==> flow/design.v <==
`timescale 1ns / 1ps
module synch_fifo #(
    parameter   FIFO_WIDTH = 32,                       
    parameter   FIFO_DEPTH = 16,                       
    parameter   FIFO_PTR = 4                           
) (
    input       clk,                                   
    input       rst_n,                                 
    input       fifo_wren,                             
    input       fifo_rden,                             
    input       [FIFO_WIDTH-1:0] fifo_wrdata,          
    output reg  [FIFO_WIDTH-1:0] fifo_rddata,          
    output      fifo_full,                             
    output      fifo_empty,                            
    output      [FIFO_PTR:0] fifo_room_avail,          
    output      [FIFO_PTR:0] fifo_data_avail           
);
reg [FIFO_WIDTH-1:0] mem [0:FIFO_DEPTH-1];       
reg [FIFO_PTR-1:0] wr_ptr, rd_ptr;               
reg [FIFO_PTR:0] count;                          
assign fifo_data_avail = count;
assign fifo_full = (count == FIFO_DEPTH - 1);        
assign fifo_empty = (count == 0);                
assign fifo_room_avail = FIFO_DEPTH - count;
always @(posedge clk or negedge rst_n) begin
    if (!rst_n) begin
        wr_ptr <= 0;
        rd_ptr <= 0;
        count <= 0;
    end else begin
        if (fifo_wren && !fifo_full && !fifo_rden) begin
            mem[wr_ptr] <= fifo_wrdata;
            wr_ptr <= (wr_ptr + 1) % FIFO_DEPTH;
            count <= count + 1;
        end
        if (fifo_rden && !fifo_wren && !fifo_empty) begin
            fifo_rddata <= mem[rd_ptr];
            rd_ptr <= (rd_ptr + 1) % FIFO_DEPTH;
            count <= count - 1;
        end
        if (fifo_wren && fifo_rden && !fifo_full) begin
            if (fifo_empty)
                fifo_rddata <= fifo_wrdata;
            else begin
                mem[wr_ptr] <= fifo_wrdata;
                fifo_rddata <= mem[rd_ptr];
                wr_ptr <= wr_ptr + 1;
                rd_ptr <= rd_ptr + 1;
            end
        end
    end
end
endmodule
# From RTL to reports: synch_fifo
# Tool output for the design above before and after an edit, in the order of the flow.
# "before" refers to lines of the RTL above, "after" to lines of the edited file.
# "delta": "after" minus "before" as printed here.
# Cell names lack the library's common part.
# A cell with -- has no value.
[setup] top_module="synch_fifo" clock_port="clk" lib="sky130hd" lib_corner="tt_025C_1v80"

# Edit of the RTL
# The edit as a unified diff against the file above.
# The edit is scripted: it alters the design's behaviour and was not made to optimise anything.
# begin of diff
@@ -34,5 +34,5 @@
             count <= count + 1;
         end
-        if (fifo_rden && !fifo_wren && !fifo_empty) begin
+        begin
             fifo_rddata <= mem[rd_ptr];
             rd_ptr <= (rd_ptr + 1) % FIFO_DEPTH;
# end of diff

# Word level
# Source: Yosys, flattened and elaborated. Widths are those after wreduce. Registers that Yosys merges into a memory's read port (data or address) are not register bits. Print and check cells do not count. Equal cells are merged and count once.
[word_totals] item="output_inout_bits" before=44 after=44 delta=0
[word_totals] item="regBits" before=557 after=557 delta=0
[op_classes] item="mux" before=92 after=86 delta=-6
[op_classes] item="n_eq" before=31 after=31 delta=0
[op_classes] item="addsub" before=5 after=4 delta=-1
[op_classes] item="reduce_logical" before=16 after=9 delta=-7
[ops] op="2-to-1 mux 4 bit" before=6 after=3 delta=-3
[ops] op="logical AND 1 bit" before=6 after=4 delta=-2
[ops] op="logical NOT 1 bit" before=4 after=2 delta=-2
[ops] op="2-to-1 mux 5 bit" before=2 after=0 delta=-2
[ops] op="nonzero test 2 bit" before=2 after=0 delta=-2
[ops] op="2-to-1 mux 32 bit" before=83 after=82 delta=-1
[ops] op="adder 5 x 1 -> 5 bit with constant B" before=1 after=0 delta=-1
[ops] op="AND reduction 2 bit" before=1 after=0 delta=-1
[ops] op="equality test 4 bit with constant B" before=16 after=16 delta=0
[ops] op="equality test 4 x 3 -> 1 bit with constant B" before=8 after=8 delta=0
[ops] op="equality test 4 x 2 -> 1 bit with constant B" before=4 after=4 delta=0
[ops] op="adder 4 x 1 -> 4 bit with constant B" before=2 after=2 delta=0
[ops] op="equality test 4 x 1 -> 1 bit with constant B" before=2 after=2 delta=0
[ops] op="logical NOT 4 bit" before=2 after=2 delta=0
[ops] op="equality test 5 x 4 -> 1 bit with constant B" before=1 after=1 delta=0
[ops] op="logical NOT 5 bit" before=1 after=1 delta=0
[ops] op="parallel mux 32 bit (select 16 bit)" before=1 after=1 delta=0
[ops] op="subtractor 5 x 1 -> 5 bit with constant B" before=1 after=1 delta=0
[ops] op="subtractor 5 bit with constant A" before=1 after=1 delta=0

# Logic depth
# Yosys ltp: most cells in a row. Word level: on the elaborated netlist, between registers, memories and ports. Mapped: between sequential cells and ports; inverters and the memories' decode and read muxes count.
[logic_depth] item="ltp_word" before=8 after=8 delta=0
[logic_depth] item="abc_area" before="0" after="0"
[logic_depth] item="ltp_mapped" before=13 after=11 delta=-2

# Netlist
# The flow's flattened synthesis, as Yosys stat reports it; memories are mapped. The netlist is that of the ABC_AREA named above (0 if unset); the other value can give another one.
[synth_totals] item="yosys_area_um2" before=28091.9 after=28179.5 delta=87.6
[synth_totals] item="cell_count" before=1897 after=1898 delta=1
[synth_totals] item="seq_area_um2" before=16661.0 after=16661.0 delta=0.0
[synth_totals] item="ffs" before=557 after=557 delta=0
[types] type="mux2_2" before=488 after=391 delta=-97
[types] type="mux2_4" before=0 after=90 delta=90
[types] type="a22oi_1" before=57 after=78 delta=21
[types] type="o22ai_1" before=40 after=19 delta=-21
[types] type="a31oi_1" before=12 after=28 delta=16
[types] type="a221oi_1" before=38 after=23 delta=-15
[types] type="buf_2" before=78 after=91 delta=13
[types] type="buf_6" before=23 after=11 delta=-12
[types] type="buf_1" before=21 after=11 delta=-10
[types] type="o22ai_2" before=10 after=0 delta=-10
[types] type="mux2i_1" before=48 after=39 delta=-9
[types] type="a21oi_1" before=44 after=53 delta=9
[types] type="nor2_1" before=33 after=42 delta=9
[types] type="o21ai_0" before=45 after=52 delta=7
[types] type="nor4_1" before=8 after=1 delta=-7
[types] type="o2bb2ai_1" before=1 after=8 delta=7
[types] type="clkbuf_1" before=50 after=56 delta=6
[types] type="nand3_1" before=40 after=46 delta=6
# The list need not be complete.

# Timing after synthesis
# Path of least setup slack by OpenSTA after synthesis, without wires, with an ideal clock, recovery checks aside; 20% of the period is set as input and as output delay. Where synthesis merged equal registers, the netlist keeps one of their names.
[synth_path] item="path_type" before="input to register" after="input to register"
[synth_path] item="startpoint" before="input fifo_wren" after="input fifo_wren"
[synth_path] item="endpoint" before="register fifo_rddata[0]" after="register mem[12][10]"
[synth_path] item="path_delay_ps" before=3456 after=1332 delta=-2124
[synth_path] item="setup_time_ps" before=471 after=260 delta=-211
[synth_path] item="path_buffers" before=1 after=2 delta=1
[synth_path] item="period_ps" before=10000 after=10000 delta=0
[synth_path] item="arrival_ps" before=4985 after=3072 delta=-1913
[synth_path] item="path_stages" before=3 after=6 delta=3
[synth_path] item="setup_slack_ps" before=4545 after=6668 delta=2123
[synth_path] item="t_first_pin_ps" before=2000 after=2000 delta=0
[synth_path] item="period_less_setup_slack_ps" before=5455 after=3332 delta=-2123
# "path_delay_ps" is the arrival time less input delay plus setup time.
# "path_stages": output pins that drive a net of the path, with the launching flip-flop's if there is one; two outputs of one cell count as two.
# "period_less_setup_slack_ps" is the clock period less the worst setup slack; recovery checks do not enter. This is arithmetic on one report: input and output delays are still those of the set period (20% each).
# Between the ends stands the longest chain of elaborated cells between them, by number of cells; it is not shown to be the way that was timed. Of several equally long chains one is given.
# A line is the first line of the expression or statement that the cell stems from. Yosys adds cells for indexed reads and writes and turns some case tables into memories.
# At most two assigning lines are given for a register; there are more.
# before: Only ways into the end's enable, where the timed path ends, are counted here.
[synth_between_before] cell_sequence="or3b_2 > clkbuf_1 > a21boi_0" elab_chain_cells=5 cells_between=7
[synth_rtl_before] item="start, declared" line=9 text="input       fifo_wren,"
[synth_rtl_before] item="logical NOT 1 bit" line=36 text="if (fifo_rden && !fifo_wren && !fifo_empty) begin"
[synth_rtl_before] item="logical AND 1 bit (2 in a row)" line=36
[synth_rtl_before] item="nonzero test 2 bit"
[synth_rtl_before] item="AND reduction 2 bit"
[synth_rtl_before] item="end, assigned" line=37 text="fifo_rddata <= mem[rd_ptr];"
[synth_rtl_before] item="end, assigned" line=43 text="fifo_rddata <= fifo_wrdata;"
[synth_rtl_before] item="end, declared" line=12 text="output reg  [FIFO_WIDTH-1:0] fifo_rddata,"
[synth_between_after] cell_sequence="nand2_1 > a21oi_4 > buf_8 > nand4_4 > buf_6 > mux2_4" elab_chain_cells=6 cells_between=8
[synth_rtl_after] item="start, declared" line=9 text="input       fifo_wren,"
[synth_rtl_after] item="logical AND 1 bit (2 in a row)" line=31 text="if (fifo_wren && !fifo_full && !fifo_rden) begin"
[synth_rtl_after] item="2-to-1 mux 32 bit" line=31
[synth_rtl_after] item="2-to-1 mux 32 bit" line=45 text="mem[wr_ptr] <= fifo_wrdata;"
[synth_rtl_after] item="2-to-1 mux 32 bit" line=42 text="if (fifo_empty)"
[synth_rtl_after] item="2-to-1 mux 32 bit" line=41 text="if (fifo_wren && fifo_rden && !fifo_full) begin"
[synth_rtl_after] item="end, assigned" line=32 text="mem[wr_ptr] <= fifo_wrdata;"
[synth_rtl_after] item="end, assigned" line=45
[synth_rtl_after] item="end, declared" line=18 text="reg [FIFO_WIDTH-1:0] mem [0:FIFO_DEPTH-1];"

# Worst path after layout
# Path of least setup slack in the final report of the runs of set A (OpenROAD, finished layout, wires in). Where an end is a register, its clock arrival counts in the times.
# The path's times are printed in steps of 10 ps; the period is the one set.
[layout_path] item="path_type" before="input to register" after="register to output"
[layout_path] item="startpoint" before="input fifo_wren" after="register count[0]"
[layout_path] item="endpoint" before="register mem[13][9]" after="output fifo_empty"
[layout_path] item="out_delay_ps" after=2000
[layout_path] item="path_stages" before=5 after=6 delta=1
[layout_path] item="t_first_pin_ps" before=2000 after=610 delta=-1390
[layout_path] item="setup_time_ps" before=250
[layout_path] item="setup_slack_ps" before=5140 after=5400 delta=260
[layout_path] item="path_buffers" before=1 after=1 delta=0
[layout_path] item="period_ps" before=10000 after=10000 delta=0
[layout_path] item="arrival_ps" before=5220 after=2600 delta=-2620
# Between the ends stands the longest chain of elaborated cells between them, by number of cells; it is not shown to be the way that was timed. Of several equally long chains one is given.
# At most two assigning lines are given for a register; there are more.
[layout_between_before] cell_sequence="clkdlybuf4s50_1 > nand2_1 > a21oi_4 > nand4_4 > mux2_1" elab_chain_cells=6 cells_between=8
[layout_rtl_before] item="start, declared" line=9 text="input       fifo_wren,"
[layout_rtl_before] item="logical AND 1 bit (2 in a row)" line=31 text="if (fifo_wren && !fifo_full && !fifo_rden) begin"
[layout_rtl_before] item="2-to-1 mux 32 bit" line=31
[layout_rtl_before] item="2-to-1 mux 32 bit" line=45 text="mem[wr_ptr] <= fifo_wrdata;"
[layout_rtl_before] item="2-to-1 mux 32 bit" line=42 text="if (fifo_empty)"
[layout_rtl_before] item="2-to-1 mux 32 bit" line=41 text="if (fifo_wren && fifo_rden && !fifo_full) begin"
[layout_rtl_before] item="end, assigned" line=32 text="mem[wr_ptr] <= fifo_wrdata;"
[layout_rtl_before] item="end, assigned" line=45
[layout_rtl_before] item="end, declared" line=18 text="reg [FIFO_WIDTH-1:0] mem [0:FIFO_DEPTH-1];"
[layout_between_after] cell_sequence="dfrtp_1 > inv_1 > ha_1 > nor3b_1 > ha_1 > clkdlybuf4s50_1" elab_chain_cells=1 cells_between=1
[layout_rtl_after] item="start, declared" line=20 text="reg [FIFO_PTR:0] count;"
[layout_rtl_after] item="start, assigned" line=34 text="count <= count + 1;"
[layout_rtl_after] item="start, assigned" line=39 text="count <= count - 1;"
[layout_rtl_after] item="logical NOT 5 bit" line=23 text="assign fifo_empty = (count == 0);"
[layout_rtl_after] item="end, declared" line=14 text="output      fifo_empty,"

# Measured runs
# Both versions went through the flow (Yosys, OpenROAD) with the same settings in each pair. Constraints: input delay and output delay 20% of the set period each, output load 0.01 pF.
[settings_set_A] period_ns=10.0 CAP_MARGIN=20 CORE_MARGIN=2 CORE_UTILIZATION=40 SLEW_MARGIN=20
[measured_set_A] item="dieArea_um2" before=72366.4 after=72587.1 delta=220.7
[measured_set_A] item="finish.stdcell_area_um2" before=31258.7 after=31451.4 delta=192.7
[measured_set_A] item="yosys_chip_area_um2" before=28091.9 after=28179.5 delta=87.6
[measured_set_A] item="timing.achieved_period_ps" before=4860 after=4597 delta=-263
[measured_set_A] item="ws_hold_ps" before=567 after=545 delta=-22
[measured_set_A] item="fin_ws_ps" before=5140 after=5403 delta=263
[measured_set_A] item="setupTns_ps" before=0 after=0 delta=0
[measured_set_A] item="finish.utilization_frac" before=0.448 after=0.45 delta=0.002
[measured_set_A] item="power_mw" before=8.644 after=5.773 delta=-2.871
[settings_set_B] ABC_AREA=1 CELL_PAD_IN_SITES_DETAIL_PLACEMENT=0 CELL_PAD_IN_SITES_GLOBAL_PLACEMENT=2 CORE_MARGIN=4 CORE_UTILIZATION=21 CTS_CLUSTER_DIAMETER=141 CTS_CLUSTER_SIZE=93 GPL_ROUTABILITY_DRIVEN=1 MIN_ROUTING_LAYER="met1" PLACE_DENSITY=0.9 SETUP_SLACK_MARGIN=1.11 SLEW_MARGIN=30 TNS_END_PERCENT=80 period_ns=4.19 CAP_MARGIN=20
[measured_set_B] item="dieArea_um2" before=136239.0 after=140843.0 delta=4604.0
[measured_set_B] item="finish.stdcell_area_um2" before=31276.2 after=31550.3 delta=274.1
[measured_set_B] item="yosys_chip_area_um2" before=27383.8 after=28329.7 delta=945.9
[measured_set_B] item="timing.achieved_period_ps" before=2957 after=3019 delta=62
[measured_set_B] item="fin_ws_ps" before=1233 after=1171 delta=-62
[measured_set_B] item="setupTns_ps" before=0 after=0 delta=0
[measured_set_B] item="finish.utilization_frac" before=0.242 after=0.236 delta=-0.006
[measured_set_B] item="power_mw" before=17.873 after=11.152 delta=-6.721
# "timing.achieved_period_ps": clock period set for the run, less the worst setup slack. It is reckoned from that one timing run; input and output delays stay at 20% of the period that was set.
# By "power_mw" is meant OpenSTA's value without simulated activity: inputs other than the clock are taken to toggle once in ten clock periods, and the tool carries that through the logic.
